==> flow/design.v <==
module ALU(
    input logic CLK,
    input logic RST,
    input logic ACT,
    input logic[3:0]  OP,
    input logic[1:0]  MOVI,
    input logic[31:0] REG_A,
    input logic[31:0] REG_B,
    input logic[31:0] MEM,
    input logic[31:0] IMM,
    output logic[31:0] DATA,
    output logic       RDY,
    output logic       VLD
);
    typedef enum logic [1:0] {
        INIT,
        FIRST_STAGE,
        MUL_FIRST_STAGE,
        MUL_SECOND_STAGE
    } state_type;
    state_type state_curr;
    state_type state_next;
    logic[31:0] operand_A;
    logic[31:0] operand_B;
    logic[31:0] norm_res;
    logic[31:0] norm_reg;
    logic[63:0] mult_res;
    logic       mult_req;
    always_comb begin
        case (state_curr)
            INIT:
                if (ACT) begin
                    if (mult_req)
                        state_next = MUL_FIRST_STAGE;
                    else
                        state_next = FIRST_STAGE;
                end else
                     state_next = INIT;
            FIRST_STAGE:      state_next = INIT;
            MUL_FIRST_STAGE:  state_next = MUL_SECOND_STAGE;
            MUL_SECOND_STAGE: state_next = INIT;
        endcase
    end
    always_ff @(posedge CLK) begin
        if (RST) begin
            state_curr  <= INIT;
        end else begin
            state_curr <= state_next;
            if (state_next == MUL_FIRST_STAGE)
                mult_res <= operand_A * operand_B;
            if (state_next == FIRST_STAGE)
                norm_reg <= norm_res;
        end
    end
    always_comb begin
        case (state_curr)
            INIT:             DATA = 32'b0;
            FIRST_STAGE:      DATA = norm_reg;
            MUL_FIRST_STAGE:  DATA = mult_res[31:0];
            MUL_SECOND_STAGE: DATA = mult_res[63:32];
        endcase
    end
    assign operand_A = REG_A;
    assign VLD = (state_curr != INIT) & ~RST;
    assign RDY = state_curr == INIT;
    always_comb begin
        case (MOVI)
            2'b00:   operand_B = REG_B;
            2'b01:   operand_B = MEM;
            2'b10:   operand_B = IMM;
            default: operand_B = '0;
        endcase
    end
    always_comb begin
        norm_res = 32'b0;
        mult_req = 0;
        if (RDY) begin
            case (OP)
                4'b0000: norm_res = operand_A + operand_B;             
                4'b0001: norm_res = operand_A - operand_B;             
                4'b0010: mult_req = 1;                                 
                4'b0011: norm_res = {1'b0, operand_B[31:1]};           
                4'b0100: norm_res = {operand_B[30:0], 1'b0};           
                4'b0101: norm_res = {operand_B[0], operand_B[31:1]};   
                4'b0110: norm_res = {operand_B[30:0], operand_B[31]};  
                4'b0111: norm_res = ~operand_B;                        
                4'b1000: norm_res = operand_A & operand_B;             
                4'b1001: norm_res = operand_A | operand_B;             
                4'b1010: norm_res = operand_A ^ operand_B;             
                4'b1011: norm_res = ~(operand_A & operand_B);          
                4'b1100: norm_res = ~(operand_A | operand_B);          
                4'b1101: norm_res = ~(operand_A ^ operand_B);          
                4'b1110: norm_res = operand_B + 1;                     
                4'b1111: norm_res = operand_B - 1;                     
            endcase
        end
    end
endmodule
Step by step through the tools: ALU:

What the tools print for ALU, step after step.
Line numbers count from 1 in the design file above.
Library cell names are shortened.
Not given: n/a

* top: ALU
* clock port: CLK
* standard-cell library: sky130hd
* timing corner: tt_025C_1v80

After elaboration:

Counts by Yosys on the flattened word-level netlist (proc, flatten, opt, wreduce; memories kept). Register bits leave out memories and registers merged into their read ports (data or address). Print and check cells are left out. Cells with the same type and inputs are merged into one.

* register bits after elaboration: 98
* input port bits: 137
* output and inout port bits: 34
* elaborated cells: 55

* add/sub/neg operators: 4
* multiply operators: 1
* eq/ne operators: 22
* muxes and demuxes: 8
* bitwise gates (word level): 9
* reduce/logical cells: 8

Operators with widths (count)
* multiplier 32 x 32 -> 64 bit: 1
* parallel mux 32 bit (select 16 bit): 1
* NOT 32 bit: 4
* parallel mux 32 bit (select 4 bit): 1
* parallel mux 32 bit (select 3 bit): 1
* adder 32 x 1 -> 32 bit (second input constant): 1
* subtractor 32 x 1 -> 32 bit (second input constant): 1
* adder 32 bit: 1
* subtractor 32 bit: 1
* bitwise AND 32 bit: 1
* OR 32 bit: 1
* XOR 32 bit: 1
* == test 4 bit (second input constant): 8
* == test 4 x 3 -> 1 bit (second input constant): 4
* OR reduction 15 bit: 1
* == test 2 bit (second input constant): 4
* == test 4 x 2 -> 1 bit (second input constant): 2
* == test 2 x 1 -> 1 bit (second input constant): 3
* parallel mux 2 bit (select 3 bit): 1
* logical NOT 2 bit: 2
* AND reduction 2 bit: 2
* == test 4 x 1 -> 1 bit (second input constant): 1
* logical NOT 4 bit: 1
* two-way mux 2 bit: 2
* nonzero test 2 bit: 1
* OR reduction 2 bit: 1
* parallel mux 1 bit (select 2 bit): 1
* bitwise AND 1 bit: 1

Other operator kinds: 2; their cells: 2.

Depth:

Longest topological path by Yosys (ltp), each cell counted once; first at word level (registers and memories cut), then after technology mapping (sequential cells cut; the memories' decode and read muxes count).

* word-level depth: 9
* ABC_AREA: 0
* depth in mapped cells: 36
* gate-level depth less buffers: 30

After synthesis:

The flow's flattened synthesis, as Yosys stat reports it; memories are mapped. The netlist is that of the ABC_AREA named above (0 if unset); the other value can give another one.

* standard cells after synthesis: 5161
* mapped area: 43784.5 um^2
* sequential area: 2922.8 um^2
* flip-flops: 98
* buffer cells: 316

Cell types
* fa_1: count 897, total area 1.8E+04 um^2
* ha_1: count 392, total area 4.9E+03 um^2
* inv_1: count 955, total area 3.58E+03 um^2
* edfxtp_1: count 96, total area 2.88E+03 um^2
* nor2_1: count 745, total area 2.8E+03 um^2
* nand2_1: count 575, total area 2158.32 um^2
* clkbuf_1: count 270, total area 1.01E+03 um^2
* xnor2_1: count 110, total area 963.424 um^2
* a21oi_1: count 186, total area 930.893 um^2
* o21ai_0: count 165, total area 825.792 um^2
* mux2i_1: count 56, total area 560.538 um^2
* a21o_1: count 55, total area 412.896 um^2
* mux2_2: count 33, total area 371.606 um^2
* a22o_1: count 33, total area 289.027 um^2
* xor2_1: count 31, total area 271.51 um^2
* a221oi_1: count 29, total area 253.994 um^2
* a211oi_1: count 32, total area 240.23 um^2
* o22ai_1: count 27, total area 168.912 um^2

Other cell types: 66; their cells: 474.

Timing after synthesis:

Path of least setup slack by OpenSTA after synthesis, without wires, with an ideal clock, recovery checks aside; 20% of the period is set as input and as output delay. Where synthesis merged equal registers, the netlist keeps one of their names.

* path type: input to register
* from: input port MOVI[0]
* to: register mult_res[60]
* clock period: 10.5 ns
* input delay: 2.100 ns
* library setup time: 0.264 ns
* time at the first pin: 2.100 ns
* data arrival time: 10.248 ns
* data required time: 10.236 ns
* slack: -0.011 ns
* path delay: 8.412 ns
* driving pins on the path: 32
* path buffers: 5
* synthesis period reached: 10.511 ns

"path delay" = arrival - input delay + setup time.
"driving pins on the path" counts driving pins, that of a launching flip-flop among them; a cell with two outputs on the path counts twice.
"synthesis period reached" = period - worst setup slack (recovery checks aside). The figure is calculated, with input and output delays left at 20% of the set period.
The rows between start and end are the longest chain of elaborated cells between them; the timing report does not say that the signal goes this way. Where chains are equally long, one stands for them.
A line is the first line of the expression or statement that the cell stems from. Yosys adds cells for indexed reads and writes and turns some case tables into memories.

* cells stage by stage: clkbuf_1 buf_1 mux2i_1 o21ai_0 clkbuf_1 inv_1 buf_1 nor2_1 fa_1 inv_1 fa_1 inv_1 fa_1 inv_1 fa_1 inv_1 fa_1 fa_1 fa_1 fa_1 ha_1 clkbuf_1 a21o_1 o21bai_1 a21oi_1 o21ai_0 a21o_1 o2111ai_1 a2111oi_2 o31ai_1 nor3_1 o41a_1
* length of the longest elaborated chain: 3
* elaborated cells between the ends (all ways): 5
* RTL lines with such cells: 2
* classes of those cells: mul: 1; eq/ne: 2; mux: 1; reduce/logical: 1

RTL lines, path after synthesis
* start: declaration: line 6 `input logic[1:0]  MOVI,`
* == test 2 bit: line 67 `case (MOVI)`
* parallel mux 32 bit (select 3 bit): line 67
* multiplier 32 x 32 -> 64 bit: line 50 `mult_res <= operand_A * operand_B;`
* end: assignment: line 50
* end: declaration: line 27 `logic[63:0] mult_res;`

Worst path after layout:

From the final timing report of run 2: the path of least setup slack in the routed layout; clock arrival at registers is part of the times.

* path type: input to register
* from: input port REG_B[20]
* to: register mult_res[56]
* clock period: 10.3 ns
* input delay: 2.06 ns
* library setup time: 0.25 ns
* time at the first pin: 2.06 ns
* data arrival time: 9.73 ns
* data required time: 10.42 ns
* slack: 0.69 ns
* driving pins on the path: 30
* path buffers: 6

The rows between start and end are the longest chain of elaborated cells between them; the timing report does not say that the signal goes this way. Where chains are equally long, one stands for them.

* cells stage by stage: clkdlybuf4s50_1 mux2i_2 o21ai_4 buf_12 clkinv_8 buf_12 nor2_1 fa_1 inv_2 fa_1 inv_2 fa_1 fa_2 fa_2 fa_2 fa_1 fa_1 ha_4 and2_4 nand3_4 nor3_4 and3b_2 o2111ai_4 buf_12 a2111oi_4 buf_4 o31ai_4 buf_4 o21ai_1 xor2_1
* length of the longest elaborated chain: 2
* elaborated cells between the ends (all ways): 2
* RTL lines with such cells: 2
* classes of those cells: mul: 1; mux: 1

RTL lines, path after layout
* start: declaration: line 8 `input logic[31:0] REG_B,`
* parallel mux 32 bit (select 3 bit): line 67 `case (MOVI)`
* multiplier 32 x 32 -> 64 bit: line 50 `mult_res <= operand_A * operand_B;`
* end: assignment: line 50
* end: declaration: line 27 `logic[63:0] mult_res;`

Lab notebook: ALU

Module ALU, platform sky130hd: 4 stored runs of the flow (Yosys, OpenROAD) with differing settings, in no particular order. Input and output delays are each 20% of the period that was set; the output load is 0.01 pF.
By "reached clock period" is meant the clock period of the run minus its worst setup slack. This is arithmetic on one report: input and output delays are still those of the set period (20% each).
"allowed time less slack (worst setup path)": the worst setup path's part of the clock period (all of it between registers, 20% less for each end at a port) less its slack. A launch clock that arrives late makes it longer, a capture clock that arrives late makes it shorter.

### Run 1

==> flow/run.sh <==
#!/bin/bash
# the make line also repeats the synthesis and layout settings of config.mk as NAME=value (left out here)
make -C /OpenROAD-flow-scripts/flow DESIGN_CONFIG=/design/flow/config.mk WORK_HOME=/design/flow/orfs CLKGATE_MAP_FILE= finish
==> flow/config.mk <==
export PLATFORM = sky130hd
export DESIGN_NAME = ALU
export DESIGN_NICKNAME = ALU
export VERILOG_FILES = /design/flow/design.v
export SDC_FILE = /design/flow/constraint.sdc
export NUM_CORES = 4
export LEC_CHECK = 0
export ABC_AREA = 0
export CAP_MARGIN = 20
export CELL_PAD_IN_SITES_DETAIL_PLACEMENT = 1
export CELL_PAD_IN_SITES_GLOBAL_PLACEMENT = 3
export CORE_ASPECT_RATIO = 0.67
export CORE_MARGIN = 2
export CORE_UTILIZATION = 58
export CTS_CLUSTER_DIAMETER = 227
export CTS_CLUSTER_SIZE = 83
export GPL_ROUTABILITY_DRIVEN = 0
export GPL_TIMING_DRIVEN = 0
export HOLD_SLACK_MARGIN = 0.29
export PLACE_DENSITY = 0.77
export SETUP_SLACK_MARGIN = 3.09
export SLEW_MARGIN = 15
export TNS_END_PERCENT = 90
==> flow/constraint.sdc <==
create_clock -name core_clock -period 10.5 [get_ports {CLK}]
set_input_delay 2.1000 -clock core_clock [delete_from_list [all_inputs] [get_ports {CLK}]]
set_output_delay 2.1000 -clock core_clock [all_outputs]
set_load 0.01 [all_outputs]

Outcome of run 1: incomplete, placement halted on GPL-0301

### Run 2

==> flow/run.sh <==
#!/bin/bash
# the make line also repeats the synthesis and layout settings of config.mk as NAME=value (left out here)
make -C /OpenROAD-flow-scripts/flow DESIGN_CONFIG=/design/flow/config.mk WORK_HOME=/design/flow/orfs CLKGATE_MAP_FILE= finish
==> flow/config.mk <==
export PLATFORM = sky130hd
export DESIGN_NAME = ALU
export DESIGN_NICKNAME = ALU
export VERILOG_FILES = /design/flow/design.v
export SDC_FILE = /design/flow/constraint.sdc
export NUM_CORES = 4
export LEC_CHECK = 0
export CAP_MARGIN = 20
export CORE_MARGIN = 2
export CORE_UTILIZATION = 40
export SETUP_SLACK_MARGIN = 3.06
export SLEW_MARGIN = 20
==> flow/constraint.sdc <==
create_clock -name core_clock -period 10.3 [get_ports {CLK}]
set_input_delay 2.0600 -clock core_clock [delete_from_list [all_inputs] [get_ports {CLK}]]
set_output_delay 2.0600 -clock core_clock [all_outputs]
set_load 0.01 [all_outputs]

Results of run 2:
- Chip area after synthesis (Yosys): 43784.5 um^2
- Area of the die: 112125.0 um^2
- Standard-cell area of the final layout: 55715.9 um^2
- Post-layout utilization: 51.3%
- Worst setup slack after layout: 0.690 ns
- Summed negative setup slack: 0.000 ns
- Post-route worst hold slack: 0.779 ns
- Reached clock period: 9.610 ns
- Allowed time less slack (worst setup path): 7.55 ns
- Worst setup path kind: input to register

### Run 3

==> flow/run.sh <==
#!/bin/bash
# the make line also repeats the synthesis and layout settings of config.mk as NAME=value (left out here)
make -C /OpenROAD-flow-scripts/flow DESIGN_CONFIG=/design/flow/config.mk WORK_HOME=/design/flow/orfs CLKGATE_MAP_FILE= finish
==> flow/config.mk <==
export PLATFORM = sky130hd
export DESIGN_NAME = ALU
export DESIGN_NICKNAME = ALU
export VERILOG_FILES = /design/flow/design.v
export SDC_FILE = /design/flow/constraint.sdc
export NUM_CORES = 4
export LEC_CHECK = 0
export CAP_MARGIN = 20
export CORE_MARGIN = 2
export CORE_UTILIZATION = 40
export SLEW_MARGIN = 20
==> flow/constraint.sdc <==
create_clock -name core_clock -period 10.5 [get_ports {CLK}]
set_input_delay 2.1000 -clock core_clock [delete_from_list [all_inputs] [get_ports {CLK}]]
set_output_delay 2.1000 -clock core_clock [all_outputs]
set_load 0.01 [all_outputs]

Results of run 3:
- Chip area after synthesis (Yosys): 43784.5 um^2
- Area of the die: 112125.0 um^2
- Standard-cell area of the final layout: 50961.4 um^2
- Post-layout utilization: 46.9%
- Worst setup slack after layout: 0.303 ns
- Summed negative setup slack: 0.000 ns
- Post-route worst hold slack: 0.786 ns
- Reached clock period: 10.197 ns
- Allowed time less slack (worst setup path): 8.10 ns
- Worst setup path kind: input to register

### Run 4

==> flow/run.sh <==
#!/bin/bash
# the make line also repeats the synthesis and layout settings of config.mk as NAME=value (left out here)
make -C /OpenROAD-flow-scripts/flow DESIGN_CONFIG=/design/flow/config.mk WORK_HOME=/design/flow/orfs CLKGATE_MAP_FILE= finish
==> flow/config.mk <==
export PLATFORM = sky130hd
export DESIGN_NAME = ALU
export DESIGN_NICKNAME = ALU
export VERILOG_FILES = /design/flow/design.v
export SDC_FILE = /design/flow/constraint.sdc
export NUM_CORES = 4
export LEC_CHECK = 0
export ABC_AREA = 1
export CAP_MARGIN = 10
export CELL_PAD_IN_SITES_DETAIL_PLACEMENT = 1
export CELL_PAD_IN_SITES_GLOBAL_PLACEMENT = 3
export CORE_ASPECT_RATIO = 0.94
export CORE_MARGIN = 2
export CORE_UTILIZATION = 71
export GPL_TIMING_DRIVEN = 1
export PLACE_DENSITY_LB_ADDON = 0.12
export SLEW_MARGIN = 0
export TNS_END_PERCENT = 25
==> flow/constraint.sdc <==
create_clock -name core_clock -period 10.5 [get_ports {CLK}]
set_input_delay 2.1000 -clock core_clock [delete_from_list [all_inputs] [get_ports {CLK}]]
set_output_delay 2.1000 -clock core_clock [all_outputs]
set_load 0.01 [all_outputs]

Outcome of run 4: incomplete, placement halted on FLW-0024
